==> flow/design.v <==
module PC(
    input [31:0]npc,
    input clk,
    input rst_n,
    input stall_PC,
    output [31:0]pc
);
reg rst_n_reg;
reg [31:0]pc_reg;
assign pc=pc_reg;
always@(posedge clk)
begin
    rst_n_reg<=rst_n;    
end
always@(posedge clk or negedge rst_n)
begin
    if(~rst_n)
    begin
        pc_reg <= 0;
    end
    else if(~rst_n_reg)
    begin
        pc_reg <=0;
    end
    else if(stall_PC)
    begin
        pc_reg<=pc_reg;
    end
    else
    begin
        pc_reg <= npc;
    end
end
endmodule
module NPC(
    input [31:0]pc,
    input [31:0]c,
    input npc_op,
    output [31:0]pc_4,
    output [31:0]npc
);
reg [31:0]pc_4_reg;
reg [31:0]npc_reg;
assign pc_4=pc_4_reg;
assign npc=npc_reg;
always@(*)
begin
    pc_4_reg=pc+4;
end
always@(*)
begin
    case (npc_op)
        1'b0:
        begin
            npc_reg=pc+4;
        end 
        1'b1:
        begin
            npc_reg=c;
        end
        default: npc_reg=pc+4;
    endcase
end
endmodule
module RF(
    input [31:0]wD,
    input rst_n,
    input [4:0]wR,
    input [4:0]rR1,
    input [4:0]rR2,
    input we,
    input clk,
    output [31:0]rD1,
    output [31:0]rD2,
    output wire [31:0]rdata_19
);
reg [31:0]dataReg[31:0];
assign rD1 = (rR1 == 5'b0)?32'b0:dataReg[rR1];
assign rD2 = (rR2 == 5'b0)?32'b0:dataReg[rR2];
assign rdata_19 = dataReg[19];
always @(posedge clk or negedge rst_n) 
begin
    if(!rst_n)
    begin
        dataReg[0]  <= 32'b0;
        dataReg[1]  <= 32'b0;
        dataReg[2]  <= 32'b0;
        dataReg[3]  <= 32'b0;
        dataReg[4]  <= 32'b0;
        dataReg[5]  <= 32'b0;
        dataReg[6]  <= 32'b0;
        dataReg[7]  <= 32'b0;
        dataReg[8]  <= 32'b0;
        dataReg[9]  <= 32'b0;
        dataReg[10] <= 32'b0;
        dataReg[11] <= 32'b0;
        dataReg[12] <= 32'b0;
        dataReg[13] <= 32'b0;
        dataReg[14] <= 32'b0;
        dataReg[15] <= 32'b0;
        dataReg[16] <= 32'b0;
        dataReg[17] <= 32'b0;
        dataReg[18] <= 32'b0;
        dataReg[19] <= 32'b0;
        dataReg[20] <= 32'b0;
        dataReg[21] <= 32'b0;
        dataReg[22] <= 32'b0;
        dataReg[23] <= 32'b0;
        dataReg[24] <= 32'b0;
        dataReg[25] <= 32'b0;
        dataReg[26] <= 32'b0;
        dataReg[27] <= 32'b0;
        dataReg[28] <= 32'b0;
        dataReg[29] <= 32'b0;
        dataReg[30] <= 32'b0;
        dataReg[31] <= 32'b0;
    end
    else if(we && wR<32)
    begin
        dataReg[wR]<=wD;    
    end    
end
endmodule
module SEXT(
    input [24:0]din,
    input [2:0]sext_op,
    output [31:0]ext
);
reg [31:0] ext_reg;
assign ext=ext_reg;
always@(*)
begin
    case (sext_op)
        3'b000: 
        begin
            ext_reg={{20{din[24]}},din[24:13]};
        end
        3'b001: 
        begin
            ext_reg={{20{din[24]}},din[24:18],din[4:0]};
        end
        3'b010: 
        begin
            ext_reg={din[24:5],{12{1'b0}}};
        end
        3'b011: 
        begin
            ext_reg={{12{din[24]}},din[12:5],din[13],din[23:14],1'b0};
        end
        3'b100:
        begin
            ext_reg={{20{din[24]}},din[0],din[23:18],din[4:1],1'b0};
        end
        default: 
            ext_reg={{7{1'b0}},din[24:0]};
    endcase
end
endmodule
module Control(
    input [31:0]inst,
    input breq,
    input brlt,
    output npc_op,
    output rf_we,
    output brun,
    output asel,
    output bsel,
    output [1:0]wbsel,
    output dram_we,
    output [3:0]alu_op,
    output [2:0]sext_op,
    output reg rR1_use,
    output reg rR2_use
);
wire [10:0] op;
reg npc_op_reg;
reg rf_we_reg;
reg asel_reg;
reg bsel_reg;
reg [1:0]wbsel_reg;
reg dram_we_reg;
reg [3:0]alu_op_reg;
reg [2:0]sext_op_reg;
assign npc_op=npc_op_reg;
assign rf_we=rf_we_reg;
assign asel=asel_reg;
assign bsel=bsel_reg;
assign wbsel=wbsel_reg;
assign dram_we=dram_we_reg;
assign alu_op=alu_op_reg;
assign sext_op=sext_op_reg;
assign op = {inst[30],inst[14:12],inst[6:0]};
always@(*)
begin
    case (op)
        11'b00001100111:
        begin
            npc_op_reg=1;
        end
        11'b10001100111:
        begin
            npc_op_reg=1;
        end
        11'b00001100011:
        begin
            if (breq==1) 
            begin
                npc_op_reg=1;    
            end
            else
            begin
                npc_op_reg=0;
            end
        end
        11'b10001100011:
        begin
            if (breq==1) 
            begin
                npc_op_reg=1;    
            end
            else
            begin
                npc_op_reg=0;
            end
        end
        11'b00011100011:
        begin
            if (breq==1) 
            begin
                npc_op_reg=0;    
            end
            else
            begin
                npc_op_reg=1;
            end
        end
        11'b10011100011:
        begin
            if (breq==1) 
            begin
                npc_op_reg=0;    
            end
            else
            begin
                npc_op_reg=1;
            end
        end
        11'b01001100011:
        begin
            if (brlt==1) 
            begin
                npc_op_reg=1;    
            end
            else
            begin
                npc_op_reg=0;
            end
        end
        11'b11001100011:
        begin
            if (brlt==1) 
            begin
                npc_op_reg=1;    
            end
            else
            begin
                npc_op_reg=0;
            end
        end
        11'b01011100011:
        begin
            if (brlt==1) 
            begin
                npc_op_reg=0;    
            end
            else
            begin
                npc_op_reg=1;
            end
        end
        11'b11011100011:
        begin
            if (brlt==1) 
            begin
                npc_op_reg=0;    
            end
            else
            begin
                npc_op_reg=1;
            end
        end
        default:
        begin
            case (op[6:0])
                7'b1101111: 
                begin
                    npc_op_reg=1;
                end
                default: npc_op_reg=0;
            endcase
        end
    endcase
end
always@(*)
begin
    sext_op_reg=0;
    case(op)
        11'b00000110011:
        begin
            alu_op_reg=0;
            rf_we_reg=1;
            asel_reg=1;
            bsel_reg=0;
            dram_we_reg=0;
            wbsel_reg=1;
            rR1_use=1;
            rR2_use=1;
        end
        11'b10000110011:
        begin
            alu_op_reg=1;
            rf_we_reg=1;
            asel_reg=1;
            bsel_reg=0;
            dram_we_reg=0;
            wbsel_reg=1;
            rR1_use=1;
            rR2_use=1;
        end
        11'b01110110011:
        begin
            alu_op_reg=2;
            rf_we_reg=1;
            asel_reg=1;
            bsel_reg=0;
            dram_we_reg=0;
            wbsel_reg=1;
            rR1_use=1;
            rR2_use=1;
        end
        11'b01100110011:
        begin
            alu_op_reg=3;
            rf_we_reg=1;
            asel_reg=1;
            bsel_reg=0;
            dram_we_reg=0;
            wbsel_reg=1;
            rR1_use=1;
            rR2_use=1;
        end
        11'b01000110011:
        begin
            alu_op_reg=4;
            rf_we_reg=1;
            asel_reg=1;
            bsel_reg=0;
            dram_we_reg=0;
            wbsel_reg=1;
            rR1_use=1;
            rR2_use=1;
        end
        11'b00010110011:
        begin
            alu_op_reg=5;
            rf_we_reg=1;
            asel_reg=1;
            bsel_reg=0;
            dram_we_reg=0;
            wbsel_reg=1;
            rR1_use=1;
            rR2_use=1;
        end
        11'b01010110011:
        begin
            alu_op_reg=6;
            rf_we_reg=1;
            asel_reg=1;
            bsel_reg=0;
            dram_we_reg=0;
            wbsel_reg=1;
            rR1_use=1;
            rR2_use=1;
        end
        11'b11010110011:
        begin
            alu_op_reg=7;
            rf_we_reg=1;
            asel_reg=1;
            bsel_reg=0;
            dram_we_reg=0;
            wbsel_reg=1;
            rR1_use=1;
            rR2_use=1;
        end
        11'b00000010011:
        begin
            alu_op_reg=0;
            sext_op_reg=0;
            rf_we_reg=1;
            asel_reg=1;
            bsel_reg=1;
            dram_we_reg=0;
            wbsel_reg=1;
            rR1_use=1;
            rR2_use=0;
        end
        11'b10000010011:
        begin
            alu_op_reg=0;
            sext_op_reg=0;
            rf_we_reg=1;
            asel_reg=1;
            bsel_reg=1;
            dram_we_reg=0;
            wbsel_reg=1;
            rR1_use=1;
            rR2_use=0;
        end
        11'b01110010011:
        begin
            alu_op_reg=2;
            sext_op_reg=0;
            rf_we_reg=1;
            asel_reg=1;
            bsel_reg=1;
            dram_we_reg=0;
            wbsel_reg=1;
            rR1_use=1;
            rR2_use=0;
        end
        11'b11110010011:
        begin
            alu_op_reg=2;
            sext_op_reg=0;
            rf_we_reg=1;
            asel_reg=1;
            bsel_reg=1;
            dram_we_reg=0;
            wbsel_reg=1;
            rR1_use=1;
            rR2_use=0;
        end
        11'b01100010011:
        begin
            alu_op_reg=3;
            sext_op_reg=0;
            rf_we_reg=1;
            asel_reg=1;
            bsel_reg=1;
            dram_we_reg=0;
            wbsel_reg=1;
            rR1_use=1;
            rR2_use=0;
        end
        11'b11100010011:
        begin
            alu_op_reg=3;
            sext_op_reg=0;
            rf_we_reg=1;
            asel_reg=1;
            bsel_reg=1;
            dram_we_reg=0;
            wbsel_reg=1;
            rR1_use=1;
            rR2_use=0;
        end
        11'b01000010011:
        begin
            alu_op_reg=4;
            sext_op_reg=0;
            rf_we_reg=1;
            asel_reg=1;
            bsel_reg=1;
            dram_we_reg=0;
            wbsel_reg=1;
            rR1_use=1;
            rR2_use=0;
        end
        11'b11000010011:
        begin
            alu_op_reg=4;
            sext_op_reg=0;
            rf_we_reg=1;
            asel_reg=1;
            bsel_reg=1;
            dram_we_reg=0;
            wbsel_reg=1;
            rR1_use=1;
            rR2_use=0;
        end
        11'b00010010011:
        begin
            alu_op_reg=5;
            sext_op_reg=0;
            rf_we_reg=1;
            asel_reg=1;
            bsel_reg=1;
            dram_we_reg=0;
            wbsel_reg=1;
            rR1_use=1;
            rR2_use=0;
        end
        11'b01010010011:
        begin
            alu_op_reg=6;
            sext_op_reg=0;
            rf_we_reg=1;
            asel_reg=1;
            bsel_reg=1;
            dram_we_reg=0;
            wbsel_reg=1;
            rR1_use=1;
            rR2_use=0;
        end
        11'b11010010011:
        begin
            alu_op_reg=7;
            sext_op_reg=0;
            rf_we_reg=1;
            asel_reg=1;
            bsel_reg=1;
            dram_we_reg=0;
            wbsel_reg=1;
            rR1_use=1;
            rR2_use=0;
        end
        11'b00100000011:
        begin
            alu_op_reg=0;
            sext_op_reg=0;
            rf_we_reg=1;
            asel_reg=1;
            bsel_reg=1;
            dram_we_reg=0;
            wbsel_reg=2;
            rR1_use=1;
            rR2_use=0;
        end
        11'b10100000011:
        begin
            alu_op_reg=0;
            sext_op_reg=0;
            rf_we_reg=1;
            asel_reg=1;
            bsel_reg=1;
            dram_we_reg=0;
            wbsel_reg=2;
            rR1_use=1;
            rR2_use=0;
        end
        11'b00001100111:
        begin
            alu_op_reg=0;
            sext_op_reg=0;
            rf_we_reg=1;
            asel_reg=1;
            bsel_reg=1;
            dram_we_reg=0;
            wbsel_reg=0;
            rR1_use=1;
            rR2_use=0;
        end
        11'b10001100111:
        begin
            alu_op_reg=0;
            sext_op_reg=0;
            rf_we_reg=1;
            asel_reg=1;
            bsel_reg=1;
            dram_we_reg=0;
            wbsel_reg=0;
            rR1_use=1;
            rR2_use=0;
        end
        11'b00100100011:
        begin
            alu_op_reg=0;
            sext_op_reg=1;
            rf_we_reg=0;
            asel_reg=1;
            bsel_reg=1;
            dram_we_reg=1;
            wbsel_reg=1;
            rR1_use=1;
            rR2_use=1;
        end
        11'b10100100011:
        begin
            alu_op_reg=0;
            sext_op_reg=1;
            rf_we_reg=0;
            asel_reg=1;
            bsel_reg=1;
            dram_we_reg=1;
            wbsel_reg=1;
            rR1_use=1;
            rR2_use=1;
        end
        11'b00001100011:
        begin
            alu_op_reg=0;
            sext_op_reg=4;
            rf_we_reg=0;
            asel_reg=0;
            bsel_reg=1;
            dram_we_reg=0;
            wbsel_reg=1;
            rR1_use=1;
            rR2_use=1;
        end
        11'b10001100011:
        begin
            alu_op_reg=0;
            sext_op_reg=4;
            rf_we_reg=0;
            asel_reg=0;
            bsel_reg=1;
            dram_we_reg=0;
            wbsel_reg=1;
            rR1_use=1;
            rR2_use=1;
        end
        11'b00011100011:
        begin
            alu_op_reg=0;
            sext_op_reg=4;
            rf_we_reg=0;
            asel_reg=0;
            bsel_reg=1;
            dram_we_reg=0;
            wbsel_reg=1;
            rR1_use=1;
            rR2_use=1;
        end
        11'b10011100011:
        begin
            alu_op_reg=0;
            sext_op_reg=4;
            rf_we_reg=0;
            asel_reg=0;
            bsel_reg=1;
            dram_we_reg=0;
            wbsel_reg=1;
            rR1_use=1;
            rR2_use=1;
        end
        11'b01001100011:
        begin
            alu_op_reg=0;
            sext_op_reg=4;
            rf_we_reg=0;
            asel_reg=0;
            bsel_reg=1;
            dram_we_reg=0;
            wbsel_reg=1;
            rR1_use=1;
            rR2_use=1;
        end
        11'b11001100011:
        begin
            alu_op_reg=0;
            sext_op_reg=4;
            rf_we_reg=0;
            asel_reg=0;
            bsel_reg=1;
            dram_we_reg=0;
            wbsel_reg=1;
            rR1_use=1;
            rR2_use=1;
        end
        11'b01011100011:
        begin
            alu_op_reg=0;
            sext_op_reg=4;
            rf_we_reg=0;
            asel_reg=0;
            bsel_reg=1;
            dram_we_reg=0;
            wbsel_reg=1;
            rR1_use=1;
            rR2_use=1;
        end
        11'b11011100011:
        begin
            alu_op_reg=0;
            sext_op_reg=4;
            rf_we_reg=0;
            asel_reg=0;
            bsel_reg=1;
            dram_we_reg=0;
            wbsel_reg=1;
            rR1_use=1;
            rR2_use=1;
        end
        default:
        begin
            case (op[6:0])
                7'b0110111: 
                begin
                    alu_op_reg=8;
                    sext_op_reg=2;
                    rf_we_reg=1;
                    asel_reg=0;
                    bsel_reg=1;
                    dram_we_reg=0;
                    wbsel_reg=1;
                    rR1_use=0;
                    rR2_use=0;
                end
                7'b1101111: 
                begin
                    alu_op_reg=0;
                    sext_op_reg=3;
                    rf_we_reg=1;
                    asel_reg=0;
                    bsel_reg=1;
                    dram_we_reg=0;
                    wbsel_reg=0;
                    rR1_use=0;
                    rR2_use=0;
                end
                default:
                begin
                    alu_op_reg=15;
                    sext_op_reg=0;
                    rf_we_reg=0;
                    asel_reg=1;
                    bsel_reg=0;
                    dram_we_reg=0;
                    wbsel_reg=1;
                    rR1_use=0;
                    rR2_use=0;
                end
            endcase
        end
    endcase
end
endmodule
module BC(
    input [31:0]a,
    input [31:0]b,
    input BrUn,
    output BrEq,
    output BrLt
);
reg BrEq_reg;
reg BrLt_reg;
assign BrEq = BrEq_reg;
assign BrLt = BrLt_reg;
always@(*)
begin
    if(a==b)
    begin
        BrEq_reg = 1;
        BrLt_reg = 0;
    end
    else if($signed(a)<$signed(b))
    begin
        BrLt_reg = 1;
        BrEq_reg = 0;
    end
    else
    begin
        BrEq_reg = 0;
        BrLt_reg = 0;
    end
end
endmodule
module ALU(
    input [31:0]a,
    input [31:0]b,
    input [3:0]op,
    output [31:0]c
);
reg [31:0]c_reg;
wire [4:0] shift;
assign c=c_reg;
assign shift = b[4:0];
always@(*)
begin
    case(op)
        4'b0000:
        begin
            c_reg=a+b;
        end
        4'b0001:
        begin
            c_reg=a-b;
        end
        4'b0010:
        begin
            c_reg=a&b;
        end
        4'b0011:
        begin
            c_reg=a|b;
        end
        4'b0100:
        begin
            c_reg=a^b;
        end
        4'b0101:
        begin
            case(shift)
                5'd00: c_reg = a;
                5'd01: c_reg = a << 01;
                5'd02: c_reg = a << 02;
                5'd03: c_reg = a << 03;
                5'd04: c_reg = a << 04;
                5'd05: c_reg = a << 05;
                5'd06: c_reg = a << 06;
                5'd07: c_reg = a << 07;
                5'd08: c_reg = a << 08;
                5'd09: c_reg = a << 09;
                5'd10: c_reg = a << 10;
                5'd11: c_reg = a << 11;
                5'd12: c_reg = a << 12;
                5'd13: c_reg = a << 13;
                5'd14: c_reg = a << 14;
                5'd15: c_reg = a << 15;
                5'd16: c_reg = a << 16;
                5'd17: c_reg = a << 17;
                5'd18: c_reg = a << 18;
                5'd19: c_reg = a << 19;
                5'd20: c_reg = a << 20;
                5'd21: c_reg = a << 21;
                5'd22: c_reg = a << 22;
                5'd23: c_reg = a << 23;
                5'd24: c_reg = a << 24;
                5'd25: c_reg = a << 25;
                5'd26: c_reg = a << 26;
                5'd27: c_reg = a << 27;
                5'd28: c_reg = a << 28;
                5'd29: c_reg = a << 29;
                5'd30: c_reg = a << 30;
                5'd31: c_reg = a << 31;
                default: c_reg = a;
            endcase
        end
        4'b0110:
        begin
            case(shift)
                5'd00: c_reg = a;
                5'd01: c_reg = a >> 01;
                5'd02: c_reg = a >> 02;
                5'd03: c_reg = a >> 03;
                5'd04: c_reg = a >> 04;
                5'd05: c_reg = a >> 05;
                5'd06: c_reg = a >> 06;
                5'd07: c_reg = a >> 07;
                5'd08: c_reg = a >> 08;
                5'd09: c_reg = a >> 09;
                5'd10: c_reg = a >> 10;
                5'd11: c_reg = a >> 11;
                5'd12: c_reg = a >> 12;
                5'd13: c_reg = a >> 13;
                5'd14: c_reg = a >> 14;
                5'd15: c_reg = a >> 15;
                5'd16: c_reg = a >> 16;
                5'd17: c_reg = a >> 17;
                5'd18: c_reg = a >> 18;
                5'd19: c_reg = a >> 19;
                5'd20: c_reg = a >> 20;
                5'd21: c_reg = a >> 21;
                5'd22: c_reg = a >> 22;
                5'd23: c_reg = a >> 23;
                5'd24: c_reg = a >> 24;
                5'd25: c_reg = a >> 25;
                5'd26: c_reg = a >> 26;
                5'd27: c_reg = a >> 27;
                5'd28: c_reg = a >> 28;
                5'd29: c_reg = a >> 29;
                5'd30: c_reg = a >> 30;
                5'd31: c_reg = a >> 31;
                default: c_reg = a;
            endcase
        end
        4'b0111:
        begin
            case(shift)
                5'd00: c_reg = a;
                5'd01: c_reg = $signed(a) >>> 01;
                5'd02: c_reg = $signed(a) >>> 02;
                5'd03: c_reg = $signed(a) >>> 03;
                5'd04: c_reg = $signed(a) >>> 04;
                5'd05: c_reg = $signed(a) >>> 05;
                5'd06: c_reg = $signed(a) >>> 06;
                5'd07: c_reg = $signed(a) >>> 07;
                5'd08: c_reg = $signed(a) >>> 08;
                5'd09: c_reg = $signed(a) >>> 09;
                5'd10: c_reg = $signed(a) >>> 10;
                5'd11: c_reg = $signed(a) >>> 11;
                5'd12: c_reg = $signed(a) >>> 12;
                5'd13: c_reg = $signed(a) >>> 13;
                5'd14: c_reg = $signed(a) >>> 14;
                5'd15: c_reg = $signed(a) >>> 15;
                5'd16: c_reg = $signed(a) >>> 16;
                5'd17: c_reg = $signed(a) >>> 17;
                5'd18: c_reg = $signed(a) >>> 18;
                5'd19: c_reg = $signed(a) >>> 19;
                5'd20: c_reg = $signed(a) >>> 20;
                5'd21: c_reg = $signed(a) >>> 21;
                5'd22: c_reg = $signed(a) >>> 22;
                5'd23: c_reg = $signed(a) >>> 23;
                5'd24: c_reg = $signed(a) >>> 24;
                5'd25: c_reg = $signed(a) >>> 25;
                5'd26: c_reg = $signed(a) >>> 26;
                5'd27: c_reg = $signed(a) >>> 27;
                5'd28: c_reg = $signed(a) >>> 28;
                5'd29: c_reg = $signed(a) >>> 29;
                5'd30: c_reg = $signed(a) >>> 30;
                5'd31: c_reg = $signed(a) >>> 31;
                default: c_reg = a;
            endcase
        end
        4'b1000:
        begin
            c_reg=b;
        end
        default:c_reg=a;
    endcase
end
endmodule
module hazard_ctrl(
    input   [4:0] wR_EX,
    input   [4:0] wR_MEM,
    input   [4:0] wR_WB,
    input   rf_we_EX,
    input   rf_we_MEM,
    input   rf_we_WB,
    input   [4:0] rR1_ID,
    input   [4:0] rR2_ID,
    input   rR1_use,
    input   rR2_use,
    input   [31:0] pc4_EX,
    input   [31:0] c_EX,
    input   [31:0] wD_MEM,
    input   [31:0] wD_WB,
    input   [1:0] WBsel_EX,
    input   npc_op_EX,
    output  reg [31:0] rD1_fw,
    output  reg [31:0] rD2_fw,
    output  rD1_fw_op,
    output  rD2_fw_op,
    output  reg stall_PC,
    output  reg stall_IF_ID,
    output  reg flush_IF_ID,
    output  reg flush_ID_EX
);
wire [31:0] wD_EX = (WBsel_EX==0)?pc4_EX:c_EX;
wire r1_wb_hazard_EX,r1_wb_hazard_MEM,r1_wb_hazard_WB;
wire r2_wb_hazard_EX,r2_wb_hazard_MEM,r2_wb_hazard_WB;
assign rD1_fw_op=((r1_wb_hazard_EX&(WBsel_EX!=1))|r1_wb_hazard_MEM|r1_wb_hazard_WB);
assign rD2_fw_op=((r2_wb_hazard_EX&(WBsel_EX!=1))|r2_wb_hazard_MEM|r2_wb_hazard_WB);
assign r1_wb_hazard_EX = ((wR_EX==rR1_ID)&rf_we_EX&rR1_use&(wR_EX!=5'b0));
assign r1_wb_hazard_MEM= ((wR_MEM==rR1_ID)&rf_we_MEM&rR1_use&(wR_MEM!=5'b0));
assign r1_wb_hazard_WB = ((wR_WB==rR1_ID)&rf_we_WB&rR1_use&(wR_WB!=5'b0));
assign r2_wb_hazard_EX = ((wR_EX==rR2_ID)&rf_we_EX&rR2_use&(wR_EX!=5'b0));
assign r2_wb_hazard_MEM= ((wR_MEM==rR2_ID)&rf_we_MEM&rR2_use&(wR_MEM!=5'b0));
assign r2_wb_hazard_WB = ((wR_WB==rR2_ID)&rf_we_WB&rR2_use&(wR_WB!=5'b0));
always@(*)
begin
    if(r1_wb_hazard_EX) rD1_fw=wD_EX;
    else if(r1_wb_hazard_MEM) rD1_fw=wD_MEM;
    else if(r1_wb_hazard_WB) rD1_fw=wD_WB;
    else    rD1_fw=0;
end
always@(*)
begin
    if(r2_wb_hazard_EX) rD2_fw=wD_EX;
    else if(r2_wb_hazard_MEM) rD2_fw=wD_MEM;
    else if(r2_wb_hazard_WB) rD2_fw=wD_WB;
    else    rD2_fw=0;
end
wire load_hazard = ((r1_wb_hazard_EX | r2_wb_hazard_EX)&(WBsel_EX==1));
always@(*)
begin
    if(load_hazard) stall_PC=1;
    else    stall_PC=0;
end
always@(*)
begin
    if(load_hazard) stall_IF_ID=1;
    else    stall_IF_ID=0;
end
wire ctrl_hazard = npc_op_EX;
always@(*)
begin
    if(ctrl_hazard) flush_IF_ID=1;
    else    flush_IF_ID=0;
end
always@(*)
begin
    if(ctrl_hazard) flush_ID_EX=1;
    else if(load_hazard)    flush_ID_EX=1;
    else    flush_ID_EX=0;
end
endmodule
module Reg_IF_ID(
    input   clk,
    input   rst_n,
    input   [31:0]inst_IF,
    input   [31:0]pc_IF,
    input   [31:0]pc4_IF,
    input   stall_IF_ID,
    input   flush_IF_ID,
    output  reg [31:0]inst_ID,
    output  reg [31:0]pc_ID,
    output  reg [31:0]pc4_ID
);
always@(posedge clk or negedge rst_n)
begin
    if(~rst_n)
    begin
        inst_ID<=0;
    end
    else if(flush_IF_ID)
    begin
        inst_ID<=0;
    end
    else if(stall_IF_ID)
    begin
        inst_ID<=inst_ID;
    end
    else
    begin
        inst_ID<=inst_IF;
    end
end
always@(posedge clk or negedge rst_n)
begin
    if(~rst_n)
    begin
        pc_ID<=0;
    end
    else if(flush_IF_ID)
    begin
        pc_ID<=0;
    end
    else if(stall_IF_ID)
    begin
        pc_ID<=pc_ID;
    end
    else
    begin
        pc_ID<=pc_IF;
    end
end
always@(posedge clk or negedge rst_n)
begin
    if(~rst_n)
    begin
        pc4_ID<=0;
    end
    else if(flush_IF_ID)
    begin
        pc4_ID<=0;
    end
    else if(stall_IF_ID)
    begin
        pc4_ID<=pc4_ID;
    end
    else
    begin
        pc4_ID<=pc4_IF;
    end
end
endmodule
module Reg_ID_EX(
    input   clk,
    input   rst_n,
    input   [31:0]pc_ID,
    input   [31:0]pc4_ID,
    input   [31:0]rD1_ID,
    input   [31:0]rD2_ID,
    input   [31:0]ext_ID,
    input   [4:0]wR_ID,
    input   Bsel_ID,
    input   Asel_ID,
    input   [3:0]Alu_op_ID,
    input   RF_we_ID,
    input   Dram_we_ID,
    input   [1:0]WBsel_ID,
    input   npc_op_ID,
    input   flush_ID_EX,
    input   [31:0]rD1_fw,
    input   [31:0]rD2_fw,
    input   rD1_fw_op,
    input   rD2_fw_op,
    output  reg [31:0]pc_EX,
    output  reg [31:0]pc4_EX,
    output  reg [31:0]rD1_EX,
    output  reg [31:0]rD2_EX,
    output  reg [31:0]ext_EX,
    output  reg [4:0]wR_EX,
    output  reg Bsel_EX,
    output  reg Asel_EX,
    output  reg [3:0]Alu_op_EX,
    output  reg RF_we_EX,
    output  reg Dram_we_EX,
    output  reg [1:0]WBsel_EX,
    output  reg npc_op_EX
);
always@(posedge clk or negedge rst_n)
begin
    if(~rst_n)
    begin
        npc_op_EX<=0;
    end
    else
    begin
        npc_op_EX<=npc_op_ID;
    end
end
always@(posedge clk or negedge rst_n)
begin
    if(~rst_n)
    begin
        WBsel_EX<=0;
    end
    else if(flush_ID_EX)
    begin
        WBsel_EX<=0;
    end
    else
    begin
        WBsel_EX<=WBsel_ID;
    end
end
always@(posedge clk or negedge rst_n)
begin
    if(~rst_n)
    begin
        Dram_we_EX<=0;
    end
    else if(flush_ID_EX)
    begin
        Dram_we_EX<=0;
    end
    else
    begin
        Dram_we_EX<=Dram_we_ID;
    end
end
always@(posedge clk or negedge rst_n)
begin
    if(~rst_n)
    begin
        RF_we_EX<=0;
    end
    else if(flush_ID_EX)
    begin
        RF_we_EX<=0;
    end
    else
    begin
        RF_we_EX<=RF_we_ID;
    end
end
always@(posedge clk or negedge rst_n)
begin
    if(~rst_n)
    begin
        Alu_op_EX<=0;
    end
    else if(flush_ID_EX)
    begin
        Alu_op_EX<=0;
    end
    else
    begin
        Alu_op_EX<=Alu_op_ID;
    end
end
always@(posedge clk or negedge rst_n)
begin
    if(~rst_n)
    begin
        Asel_EX<=0;
    end
    else
    begin
        Asel_EX<=Asel_ID;
    end
end
always@(posedge clk or negedge rst_n)
begin
    if(~rst_n)
    begin
        Bsel_EX<=0;
    end
    else
    begin
        Bsel_EX<=Bsel_ID;
    end
end
always@(posedge clk or negedge rst_n)
begin
    if(~rst_n)
    begin
        wR_EX<=0;
    end
    else
    begin
        wR_EX<=wR_ID;
    end
end
always@(posedge clk or negedge rst_n)
begin
    if(~rst_n)
    begin
        pc_EX<=0;
    end
    else
    begin
        pc_EX<=pc_ID;
    end
end
always@(posedge clk or negedge rst_n)
begin
    if(~rst_n)
    begin
        pc4_EX<=0;
    end
    else
    begin
        pc4_EX<=pc4_ID;
    end
end
always@(posedge clk or negedge rst_n)
begin
    if(~rst_n)
    begin
        rD1_EX<=0;
    end
    else if(rD1_fw_op)
    begin
        rD1_EX<=rD1_fw;
    end
    else
    begin
        rD1_EX<=rD1_ID;
    end
end
always@(posedge clk or negedge rst_n)
begin
    if(~rst_n)
    begin
        rD2_EX<=0;
    end
    else if(rD2_fw_op)
    begin
        rD2_EX<=rD2_fw;
    end
    else
    begin
        rD2_EX<=rD2_ID;
    end
end
always@(posedge clk or negedge rst_n)
begin
    if(~rst_n)
    begin
        ext_EX<=0;
    end
    else
    begin
        ext_EX<=ext_ID;
    end
end
endmodule
module Reg_EX_MEM(
    input   clk,
    input   rst_n,
    input   [31:0]pc4_EX,
    input   [31:0]c_EX,
    input   [31:0]rD2_EX,
    input   [4:0]wR_EX,
    input   RF_we_EX,
    input   Dram_we_EX,
    input   [1:0]WBsel_EX,
    output  reg [31:0] pc4_MEM,
    output  reg [31:0] c_MEM,
    output  reg [31:0] rD2_MEM,
    output  reg [4:0] wR_MEM,
    output  reg RF_we_MEM,
    output  reg Dram_we_MEM,
    output  reg [1:0] WBsel_MEM
);
always@(posedge clk or negedge rst_n)
begin
    if(~rst_n)
    begin
        rD2_MEM<=0;
    end
    else
    begin
        rD2_MEM<=rD2_EX;
    end
end
always@(posedge clk or negedge rst_n)
begin
    if(~rst_n)
    begin
        pc4_MEM<=0;
    end
    else
    begin
        pc4_MEM<=pc4_EX;
    end
end
always@(posedge clk or negedge rst_n)
begin
    if(~rst_n)
    begin
        c_MEM<=0;
    end
    else
    begin
        c_MEM<=c_EX;
    end
end
always@(posedge clk or negedge rst_n)
begin
    if(~rst_n)
    begin
        wR_MEM<=0;
    end
    else
    begin
        wR_MEM<=wR_EX;
    end
end
always@(posedge clk or negedge rst_n)
begin
    if(~rst_n)
    begin
        RF_we_MEM<=0;
    end
    else
    begin
        RF_we_MEM<=RF_we_EX;
    end
end
always@(posedge clk or negedge rst_n)
begin
    if(~rst_n)
    begin
        Dram_we_MEM<=0;
    end
    else
    begin
        Dram_we_MEM<=Dram_we_EX;
    end
end
always@(posedge clk or negedge rst_n)
begin
    if(~rst_n)
    begin
        WBsel_MEM<=0;
    end
    else
    begin
        WBsel_MEM<=WBsel_EX;
    end
end
endmodule
module Reg_MEM_WB(
    input   clk,
    input   rst_n,
    input   [31:0]RF_wd_MEM,
    input   [4:0]wR_MEM,
    input   RF_we_MEM,
    output  reg [31:0] RF_wd_WB,
    output  reg [4:0] wR_WB,
    output  reg RF_we_WB
);
always@(posedge clk or negedge rst_n)
begin
    if(~rst_n)
    begin
        RF_wd_WB<=0;
    end
    else
    begin
        RF_wd_WB<=RF_wd_MEM;
    end
end
always@(posedge clk or negedge rst_n)
begin
    if(~rst_n)
    begin
        wR_WB<=0;
    end
    else
    begin
        wR_WB<=wR_MEM;
    end
end
always@(posedge clk or negedge rst_n)
begin
    if(~rst_n)
    begin
        RF_we_WB<=0;
    end
    else
    begin
        RF_we_WB<=RF_we_MEM;
    end
end
endmodule
module cpu_top(
    input wire clk,
    input wire rst_n,
    input wire [31:0] rData,
    input wire [31:0] inst,
    output wire [31:0] pc,
    output wire [31:0] display,
    output wire [31:0] addr,
    output wire [31:0] wData,
    output wire wen,
    output wire [31:0] rdata_19
);
wire [31:0] rdata_19_out;
assign rdata_19 = rdata_19_out;
assign display = inst;
wire [31:0] npc;
wire npc_op;
wire [31:0] pc_4;
wire [2:0] sext_op;
wire [31:0] ext;
wire rf_we;
wire [31:0] regData_1;
wire [31:0] regData_2;
wire [31:0] regData_wb;
wire brun;
wire breq;
wire brlt;
wire bsel;
wire asel;
wire [31:0] alu_a;
wire [31:0] alu_b;
wire [31:0] alu_c;
wire [3:0] alu_op;
wire dram_we;
wire [31:0] dram_rd;
wire [1:0] wbsel;
assign alu_a = (Asel_EX_con==1)?rD1_EX_con:pc_EX_con;
assign alu_b = (Bsel_EX_con==1)?ext_EX_con:rD2_EX_con;
assign regData_wb = (WBsel_MEM_con==0)?pc4_MEM_con:((WBsel_MEM_con==1)?c_MEM_con:dram_rd);
assign addr=c_MEM_con;
assign wData=rD2_MEM_con;
assign wen = Dram_we_MEM_con;
assign dram_rd=rData;
wire [31:0]inst_ID_con;
wire [31:0]pc_ID_con,pc_EX_con;
wire [31:0]pc4_ID_con,pc4_EX_con,pc4_MEM_con;
wire [31:0]rD1_EX_con,rD2_EX_con,rD2_MEM_con;
wire [31:0]ext_EX_con;
wire [4:0]wR_EX_con,wR_MEM_con,wR_WB_con;
wire Asel_EX_con,Bsel_EX_con;
wire [3:0]Alu_op_EX_con;
wire RF_we_EX_con,RF_we_MEM_con,RF_we_WB_con;
wire Dram_we_EX_con,Dram_we_MEM_con;
wire [1:0]WBsel_EX_con,WBsel_MEM_con;
wire [31:0]c_MEM_con;
wire [31:0]RF_wd_WB_con;
wire [31:0]rD1_fw_con,rD2_fw_con;
wire stall_PC_con,stall_IF_ID_con;
wire flush_IF_ID_con,flush_ID_EX_con;
wire rD1_fw_op_con,rD2_fw_op_con;
wire rR1_use_con,rR2_use_con;
wire npc_op_EX_con;
hazard_ctrl U_hazard_ctrl(
    .wR_EX(wR_EX_con),
    .wR_MEM(wR_MEM_con),
    .wR_WB(wR_WB_con),
    .rf_we_EX(RF_we_EX_con),
    .rf_we_MEM(RF_we_MEM_con),
    .rf_we_WB(RF_we_WB_con),
    .rR1_ID(inst_ID_con[19:15]),
    .rR2_ID(inst_ID_con[24:20]),
    .pc4_EX(pc4_EX_con),
    .c_EX(alu_c),
    .wD_MEM(regData_wb),
    .wD_WB(RF_wd_WB_con),
    .WBsel_EX(WBsel_EX_con),
    .npc_op_EX(npc_op_EX_con),
    .rR1_use(rR1_use_con),
    .rR2_use(rR2_use_con),
    .rD1_fw(rD1_fw_con),
    .rD2_fw(rD2_fw_con),
    .rD1_fw_op(rD1_fw_op_con),
    .rD2_fw_op(rD2_fw_op_con),
    .stall_PC(stall_PC_con),
    .stall_IF_ID(stall_IF_ID_con),
    .flush_IF_ID(flush_IF_ID_con),
    .flush_ID_EX(flush_ID_EX_con)
);
NPC npcImpl(
    .pc(pc),
    .c(alu_c),
    .npc_op(npc_op_EX_con),
    .pc_4(pc_4),
    .npc(npc)
);
PC pcImpl(
    .pc(pc),
    .clk(clk),
    .rst_n(rst_n),
    .stall_PC(stall_PC_con),
    .npc(npc)
);
Reg_IF_ID U_Reg_IF_ID(
    .clk(clk),
    .rst_n(rst_n),
    .inst_IF(inst),
    .pc_IF(pc),
    .pc4_IF(pc_4),
    .stall_IF_ID(stall_IF_ID_con),
    .flush_IF_ID(flush_IF_ID_con),
    .inst_ID(inst_ID_con),
    .pc_ID(pc_ID_con),
    .pc4_ID(pc4_ID_con)
);
RF rfImpl(
    .wD(RF_wd_WB_con),
    .wR(wR_WB_con),
    .rR1(inst_ID_con[19:15]),
    .rR2(inst_ID_con[24:20]),
    .we(RF_we_WB_con),
    .clk(clk),
    .rst_n(rst_n),
    .rD1(regData_1),
    .rD2(regData_2),
    .rdata_19(rdata_19_out)
);
SEXT sextImpl(
    .din(inst_ID_con[31:7]),
    .sext_op(sext_op),
    .ext(ext)
);
Reg_ID_EX U_Reg_ID_EX(
    .clk(clk),
    .rst_n(rst_n),
    .pc_ID(pc_ID_con),
    .pc4_ID(pc4_ID_con),
    .rD1_ID(regData_1),
    .rD2_ID(regData_2),
    .ext_ID(ext),
    .wR_ID(inst_ID_con[11:7]),
    .Bsel_ID(bsel),
    .Asel_ID(asel),
    .Alu_op_ID(alu_op),
    .RF_we_ID(rf_we),
    .Dram_we_ID(dram_we),
    .WBsel_ID(wbsel),
    .npc_op_ID(npc_op),
    .flush_ID_EX(flush_ID_EX_con),
    .rD1_fw(rD1_fw_con),
    .rD2_fw(rD2_fw_con),
    .rD1_fw_op(rD1_fw_op_con),
    .rD2_fw_op(rD2_fw_op_con),
    .npc_op_EX(npc_op_EX_con),
    .pc_EX(pc_EX_con),
    .pc4_EX(pc4_EX_con),
    .rD1_EX(rD1_EX_con),
    .rD2_EX(rD2_EX_con),
    .ext_EX(ext_EX_con),
    .wR_EX(wR_EX_con),
    .Bsel_EX(Bsel_EX_con),
    .Asel_EX(Asel_EX_con),
    .Alu_op_EX(Alu_op_EX_con),
    .RF_we_EX(RF_we_EX_con),
    .Dram_we_EX(Dram_we_EX_con),
    .WBsel_EX(WBsel_EX_con)
);
BC bcImpl(
    .a(regData_1),
    .b(regData_2),
    .BrUn(brun),
    .BrEq(breq),
    .BrLt(brlt)
);
ALU aluImpl(
    .a(alu_a),
    .b(alu_b),
    .op(Alu_op_EX_con),
    .c(alu_c)
);
Reg_EX_MEM U_Reg_EX_MEM(
    .clk(clk),
    .rst_n(rst_n),
    .pc4_EX(pc4_EX_con),
    .c_EX(alu_c),
    .rD2_EX(rD2_EX_con),
    .wR_EX(wR_EX_con),
    .RF_we_EX(RF_we_EX_con),
    .Dram_we_EX(Dram_we_EX_con),
    .WBsel_EX(WBsel_EX_con),
    .pc4_MEM(pc4_MEM_con),
    .c_MEM(c_MEM_con),
    .rD2_MEM(rD2_MEM_con),
    .wR_MEM(wR_MEM_con),
    .RF_we_MEM(RF_we_MEM_con),
    .Dram_we_MEM(Dram_we_MEM_con),
    .WBsel_MEM(WBsel_MEM_con)
);
Reg_MEM_WB U_Reg_MEM_WB(
    .clk(clk),
    .rst_n(rst_n),
    .RF_wd_MEM(regData_wb),
    .wR_MEM(wR_MEM_con),
    .RF_we_MEM(RF_we_MEM_con),
    .RF_wd_WB(RF_wd_WB_con),
    .wR_WB(wR_WB_con),
    .RF_we_WB(RF_we_WB_con)
);
Control controlImpl(
    .inst(inst_ID_con),
    .breq(breq),
    .brlt(brlt),
    .npc_op(npc_op),
    .rf_we(rf_we),
    .brun(brun),
    .asel(asel),
    .bsel(bsel),
    .wbsel(wbsel),
    .dram_we(dram_we),
    .alu_op(alu_op),
    .sext_op(sext_op),
    .rR1_use(rR1_use_con),
    .rR2_use(rR2_use_con)
);
endmodule
* Tool chain data of cpu_top
The steps from the RTL of cpu_top to its reports follow in flow order. Lines are those of the file above, counted from 1. Cell names lack the library's common part. A cell with n/a has no value.
Design: design top cpu_top, clock port clk, standard-cell library sky130hd, timing corner tt_025C_1v80

* Word-level counts
Counts by Yosys on the flattened word-level netlist (proc, flatten, opt, wreduce). Print and check cells are left out. Cells with the same type and inputs are merged into one.
Bit counts: clocked read ports x word width 0, register bits after elaboration 1440, bits of input ports 66, bits in read-only memories 0, elaborated cells 404, memories kept 0, bits in writable memories 0, bits in latches 0
Cells by class: order comparisons 2, reduce/logical cells 66, $mul 0, equal/unequal tests 183, divide/modulo/power cells 0, shift-type cells 0, multiplexer cells 61, bitwise gates (word level) 30, add/subtract/negate cells 3
Operators with widths (count):
- 32-bit case mux with 32-bit select | 3
- 32-bit case mux with 31-bit select | 2
- 32-bit two-way mux | 23
- 5-bit equality test with constant B | 64
- 32-bit case mux with 9-bit select | 1
- 5-bit by 4-bit equality test with 1-bit output with constant B | 32
- 32-bit case mux with 5-bit select | 1
- 11-bit equality test with constant B | 14
- 11-bit by 10-bit equality test with 1-bit output with constant B | 10
- 5-bit by 3-bit equality test with 1-bit output with constant B | 16
- 32-bit case mux with 2-bit select | 1
- 2-bit AND reduction | 31
- 25-bit OR reduction | 2
- 5-bit by 2-bit equality test with 1-bit output with constant B | 8
- 11-bit by 8-bit equality test with 1-bit output with constant B | 3
- 33-bit OR reduction | 1
- 32-bit by 3-bit adder with 32-bit output with constant B | 1
- 32-bit adder | 1
- 32-bit subtractor | 1
- 32-bit less-than comparator | 1
- 32-bit equality test | 1
- 32-bit AND | 1
- 32-bit OR | 1
- 32-bit bitwise XOR | 1
- 4-bit case mux with 8-bit select | 1
- 5-bit equality test | 6
- 29-bit OR reduction | 1
- 23-bit OR reduction | 1
Other operator kinds: 42; their cells: 116.

* Longest topological paths
Depth = most cells in a row (Yosys ltp): at word level without a register or memory, in the mapped netlist without a sequential cell, where the memories' decode and read muxes count.
Logic depth: word-level depth 10, ABC_AREA 0, mapped depth 27, mapped depth without buffers 20

* Mapped cells and area
The flow's flattened synthesis, as Yosys stat reports it; memories are mapped. The netlist is that of the ABC_AREA named above (0 if unset); the other value can give another one.
Mapped netlist: area of sequential cells 36055.8 um2, cells in the netlist 7772, flip-flop cells 1441, synthesis area 80161.9 um2
Cells by type:
- dfrtp_1 | count 1439, total area 3.6E+04 um2
- mux2_2 | count 1005, total area 1.13E+04 um2
- a22oi_1 | count 664, total area 4.98E+03 um2
- nand2_1 | count 586, total area 2199.61 um2
- clkbuf_1 | count 569, total area 2.14E+03 um2
- a21oi_1 | count 393, total area 1.97E+03 um2
- a221oi_1 | count 194, total area 1699.13 um2
- ha_1 | count 133, total area 1.66E+03 um2
- a22o_1 | count 170, total area 1.49E+03 um2
- o21ai_0 | count 259, total area 1.3E+03 um2
- nor2_1 | count 345, total area 1.29E+03 um2
- o22ai_1 | count 193, total area 1.21E+03 um2
- mux2i_1 | count 96, total area 960.922 um2
- nand4_1 | count 151, total area 944.656 um2
- a222oi_1 | count 83, total area 830.797 um2
- nor3_1 | count 156, total area 780.749 um2
- nand3_1 | count 144, total area 720.691 um2
- xnor2_1 | count 63, total area 551.779 um2
Other cell types: 94; their cells: 1129. The figures by module come from a second, unflattened synthesis with its own total; it is not the netlist above.
Unflattened totals: cell total of the unflattened synthesis 8552, area total of the unflattened synthesis 86641.8 um2
Each row is one instance without its submodules.
By module:
- RF | area 51953.6 um2, cells 4705, instances 1
- ALU | area 12562.0 um2, cells 2006, instances 1
- Reg_ID_EX | area 5542.8 um2, cells 256, instances 1
- Reg_IF_ID | area 3910.0 um2, cells 310, instances 1
- Reg_EX_MEM | area 2627.5 um2, cells 105, instances 1
- hazard_ctrl | area 2376.0 um2, cells 337, instances 1
- cpu_top | area 2025.7 um2, cells 211, instances 1
- PC | area 1423.9 um2, cells 104, instances 1
- NPC | area 1188.6 um2, cells 178, instances 1
- Reg_MEM_WB | area 950.9 um2, cells 38, instances 1
- BC | area 840.8 um2, cells 117, instances 1
- SEXT | area 774.5 um2, cells 119, instances 1
- Control | area 465.4 um2, cells 66, instances 1

* Worst setup path after synthesis
OpenSTA on the mapped netlist: ideal clock, no wires. The path of least setup slack (recovery checks aside). Input and output delay are each 20% of the period. Register names are those of the netlist, which keeps one name where synthesis merged equal registers.
Path post-synthesis: kind register to register, start register U_Reg_ID_EX.Bsel_EX, end register U_Reg_ID_EX.rD2_EX[16], delay of the path 5143 ps, data required time 8371 ps, path slack 3356 ps, clock period 8500 ps, time at the first pin 0 ps, data arrival time 5014 ps, driving pins on the path 23, library setup time 129 ps, buffers on the path 7, synthesis period reached 5144 ps
"delay of the path" = arrival - input delay + setup time. "driving pins on the path": output pins that drive a net of the path, with the launching flip-flop's if there is one; two outputs of one cell count as two. "synthesis period reached" = period - worst setup slack (recovery checks aside). The figure is calculated, with input and output delays left at 20% of the set period. The rows between start and end are the longest chain of elaborated cells between them; the timing report does not say that the signal goes this way. Where chains are equally long, one stands for them. Each line given opens the expression or statement behind the cell; cells for indexed reads and writes are added by Yosys, which also makes memories of some case tables. A register here has more assigning lines than the two given.
Between the ends, post-synthesis: path through dfrtp_1 buf_6 buf_6 mux2i_4 inv_2 buf_6 buf_2 buf_2 buf_2 buf_2 ha_1 mux2_2 ha_1 a21o_1 a22o_1 a2111oi_1 a21oi_1 or3_1 a31oi_1 a21oi_1 o21ai_1 nor2_1 o41a_1, cells in the longest elaborated chain 7
Ends and longest elaborated chain, post-synthesis:
- start: declaration | RTL line 1097 | output  reg Bsel_EX,
- start: assignment | RTL line 1191 | Bsel_EX<=0;
- start: assignment | RTL line 1195 | Bsel_EX<=Bsel_ID;
- 32-bit two-way mux | RTL line 1450 | assign alu_b = (Bsel_EX_con==1)?ext_EX_con:rD2_EX_con;
- 5-bit equality test | RTL line 881 | case(shift)
- 32-bit case mux with 32-bit select | RTL line 881
- 32-bit case mux with 9-bit select | RTL line 782 | case(op)
- 32-bit two-way mux | RTL line 951 | wire [31:0] wD_EX = (WBsel_EX==0)?pc4_EX:c_EX;
- 32-bit two-way mux | RTL line 971 | if(r2_wb_hazard_EX) rD2_fw=wD_EX;
- 32-bit two-way mux | RTL line 1252 | else if(rD2_fw_op)
- end: assignment | RTL line 1254 | rD2_EX<=rD2_fw;
- end: assignment | RTL line 1258 | rD2_EX<=rD2_ID;
- end: declaration | RTL line 1094 | output  reg [31:0]rD2_EX,

* Worst path after layout
Path of least setup slack in the final report of record 1 (OpenROAD, finished layout, wires in). Where an end is a register, its clock arrival counts in the times. The path's times are printed in steps of 10 ps; the period is the one set.
Path after layout: kind register to register, start register U_Reg_ID_EX.Bsel_EX, end register U_Reg_ID_EX.rD2_EX[22], data required time 13460 ps, path slack 4900 ps, driving pins on the path 18, buffers on the path 6, clock period 12700 ps, data arrival time 8550 ps, time at the first pin 760 ps, library setup time 130 ps
The rows between start and end are the longest chain of elaborated cells between them; the timing report does not say that the signal goes this way. Where chains are equally long, one stands for them. A register here has more assigning lines than the two given.
Between the ends, after layout: path through dfrtp_4 buf_4 mux2i_1 inv_1 ha_1 buf_4 buf_4 nand2_1 buf_4 buf_4 o22ai_1 a222oi_1 o2111ai_1 o21ai_0 nand3_1 o2bb2ai_1 buf_4 a221oi_1, cells in the longest elaborated chain 7
Ends and longest elaborated chain, after layout:
- start: declaration | RTL line 1097 | output  reg Bsel_EX,
- start: assignment | RTL line 1191 | Bsel_EX<=0;
- start: assignment | RTL line 1195 | Bsel_EX<=Bsel_ID;
- 32-bit two-way mux | RTL line 1450 | assign alu_b = (Bsel_EX_con==1)?ext_EX_con:rD2_EX_con;
- 5-bit equality test | RTL line 881 | case(shift)
- 32-bit case mux with 32-bit select | RTL line 881
- 32-bit case mux with 9-bit select | RTL line 782 | case(op)
- 32-bit two-way mux | RTL line 951 | wire [31:0] wD_EX = (WBsel_EX==0)?pc4_EX:c_EX;
- 32-bit two-way mux | RTL line 971 | if(r2_wb_hazard_EX) rD2_fw=wD_EX;
- 32-bit two-way mux | RTL line 1252 | else if(rD2_fw_op)
- end: assignment | RTL line 1254 | rD2_EX<=rD2_fw;
- end: assignment | RTL line 1258 | rD2_EX<=rD2_ID;
- end: declaration | RTL line 1094 | output  reg [31:0]rD2_EX,

# Flow runs of cpu_top

Top module cpu_top; platform sky130hd; tools Yosys and OpenROAD; 4 stored runs in no particular order. Input and output delays are each 20% of the period that was set; the output load is 0.01 pF.
"clock period reached" is the run's clock period less its worst setup slack. It is reckoned from that one timing run; input and output delays stay at 20% of the period that was set.
"worst path time": the worst setup path's part of the clock period (all of it between registers, 20% less for each end at a port) less its slack. A launch clock that arrives late makes it longer, a capture clock that arrives late makes it shorter.
By "total power of the final layout" is meant OpenSTA's value without simulated activity: inputs other than the clock are taken to toggle once in ten clock periods, and the tool carries that through the logic.
"worst path time" is given in steps of 10 ps.

* Record 1 | settings: ABC_AREA 0; CAP_MARGIN 35; CELL_PAD_IN_SITES_DETAIL_PLACEMENT 2; CORE_ASPECT_RATIO 0.71; CORE_MARGIN 10; CORE_UTILIZATION 16; CTS_CLUSTER_DIAMETER 147; CTS_CLUSTER_SIZE 85; GPL_ROUTABILITY_DRIVEN 0; HOLD_SLACK_MARGIN 0.09; MAX_ROUTING_LAYER met5; PLACE_DENSITY_LB_ADDON 0.01; SETUP_SLACK_MARGIN -0.44; SLEW_MARGIN 5; period_ns 12.7 | results: final setup TNS 0 ps; standard-cell area after layout 95007.4 um2; clock period reached 7798 ps; Yosys chip area after synthesis 80161.9 um2; setup slack of the worst path 4902 ps; total power of the final layout 8.914 mW; utilization in the final report 19.1 %; lowest hold slack 354 ps; overall die area 530140.0 um2; worst path time 7800 ps; kind of the worst setup path register to register
* Record 2 | settings: CELL_PAD_IN_SITES_DETAIL_PLACEMENT 0; CORE_MARGIN 4; CORE_UTILIZATION 49; GPL_TIMING_DRIVEN 0; PLACE_DENSITY 0.77; SETUP_SLACK_MARGIN 1.93; TNS_END_PERCENT 15; period_ns 8.72; CAP_MARGIN 20; SLEW_MARGIN 20 | incomplete, routing halted on GRT-0116
* Record 3 | settings: ABC_AREA 0; CAP_MARGIN 35; CELL_PAD_IN_SITES_DETAIL_PLACEMENT 2; CORE_UTILIZATION 31; HOLD_SLACK_MARGIN 0.09; MAX_ROUTING_LAYER met5; PLACE_DENSITY_LB_ADDON 0.23; SETUP_SLACK_MARGIN -0.96; period_ns 12.7; CORE_MARGIN 2; SLEW_MARGIN 20 | results: setup slack of the worst path 5640 ps; final setup TNS 0 ps; total power of the final layout 11.131 mW; lowest hold slack 357 ps; overall die area 262672.0 um2; standard-cell area after layout 93658.6 um2; Yosys chip area after synthesis 80161.9 um2; utilization in the final report 36.5 %; worst path time 7060 ps; kind of the worst setup path register to register; clock period reached 7060 ps
* Record 4 | settings: CORE_UTILIZATION 30; PLACE_DENSITY 0.38; period_ns 7.41; CAP_MARGIN 20; CORE_MARGIN 2; SLEW_MARGIN 20 | results: Yosys chip area after synthesis 80161.9 um2; total power of the final layout 19.439 mW; final setup TNS 0 ps; utilization in the final report 35.7 %; overall die area 271358.0 um2; lowest hold slack 343 ps; standard-cell area after layout 94834.7 um2; worst path time 6760 ps; kind of the worst setup path register to register; setup slack of the worst path 654 ps; clock period reached 6756 ps
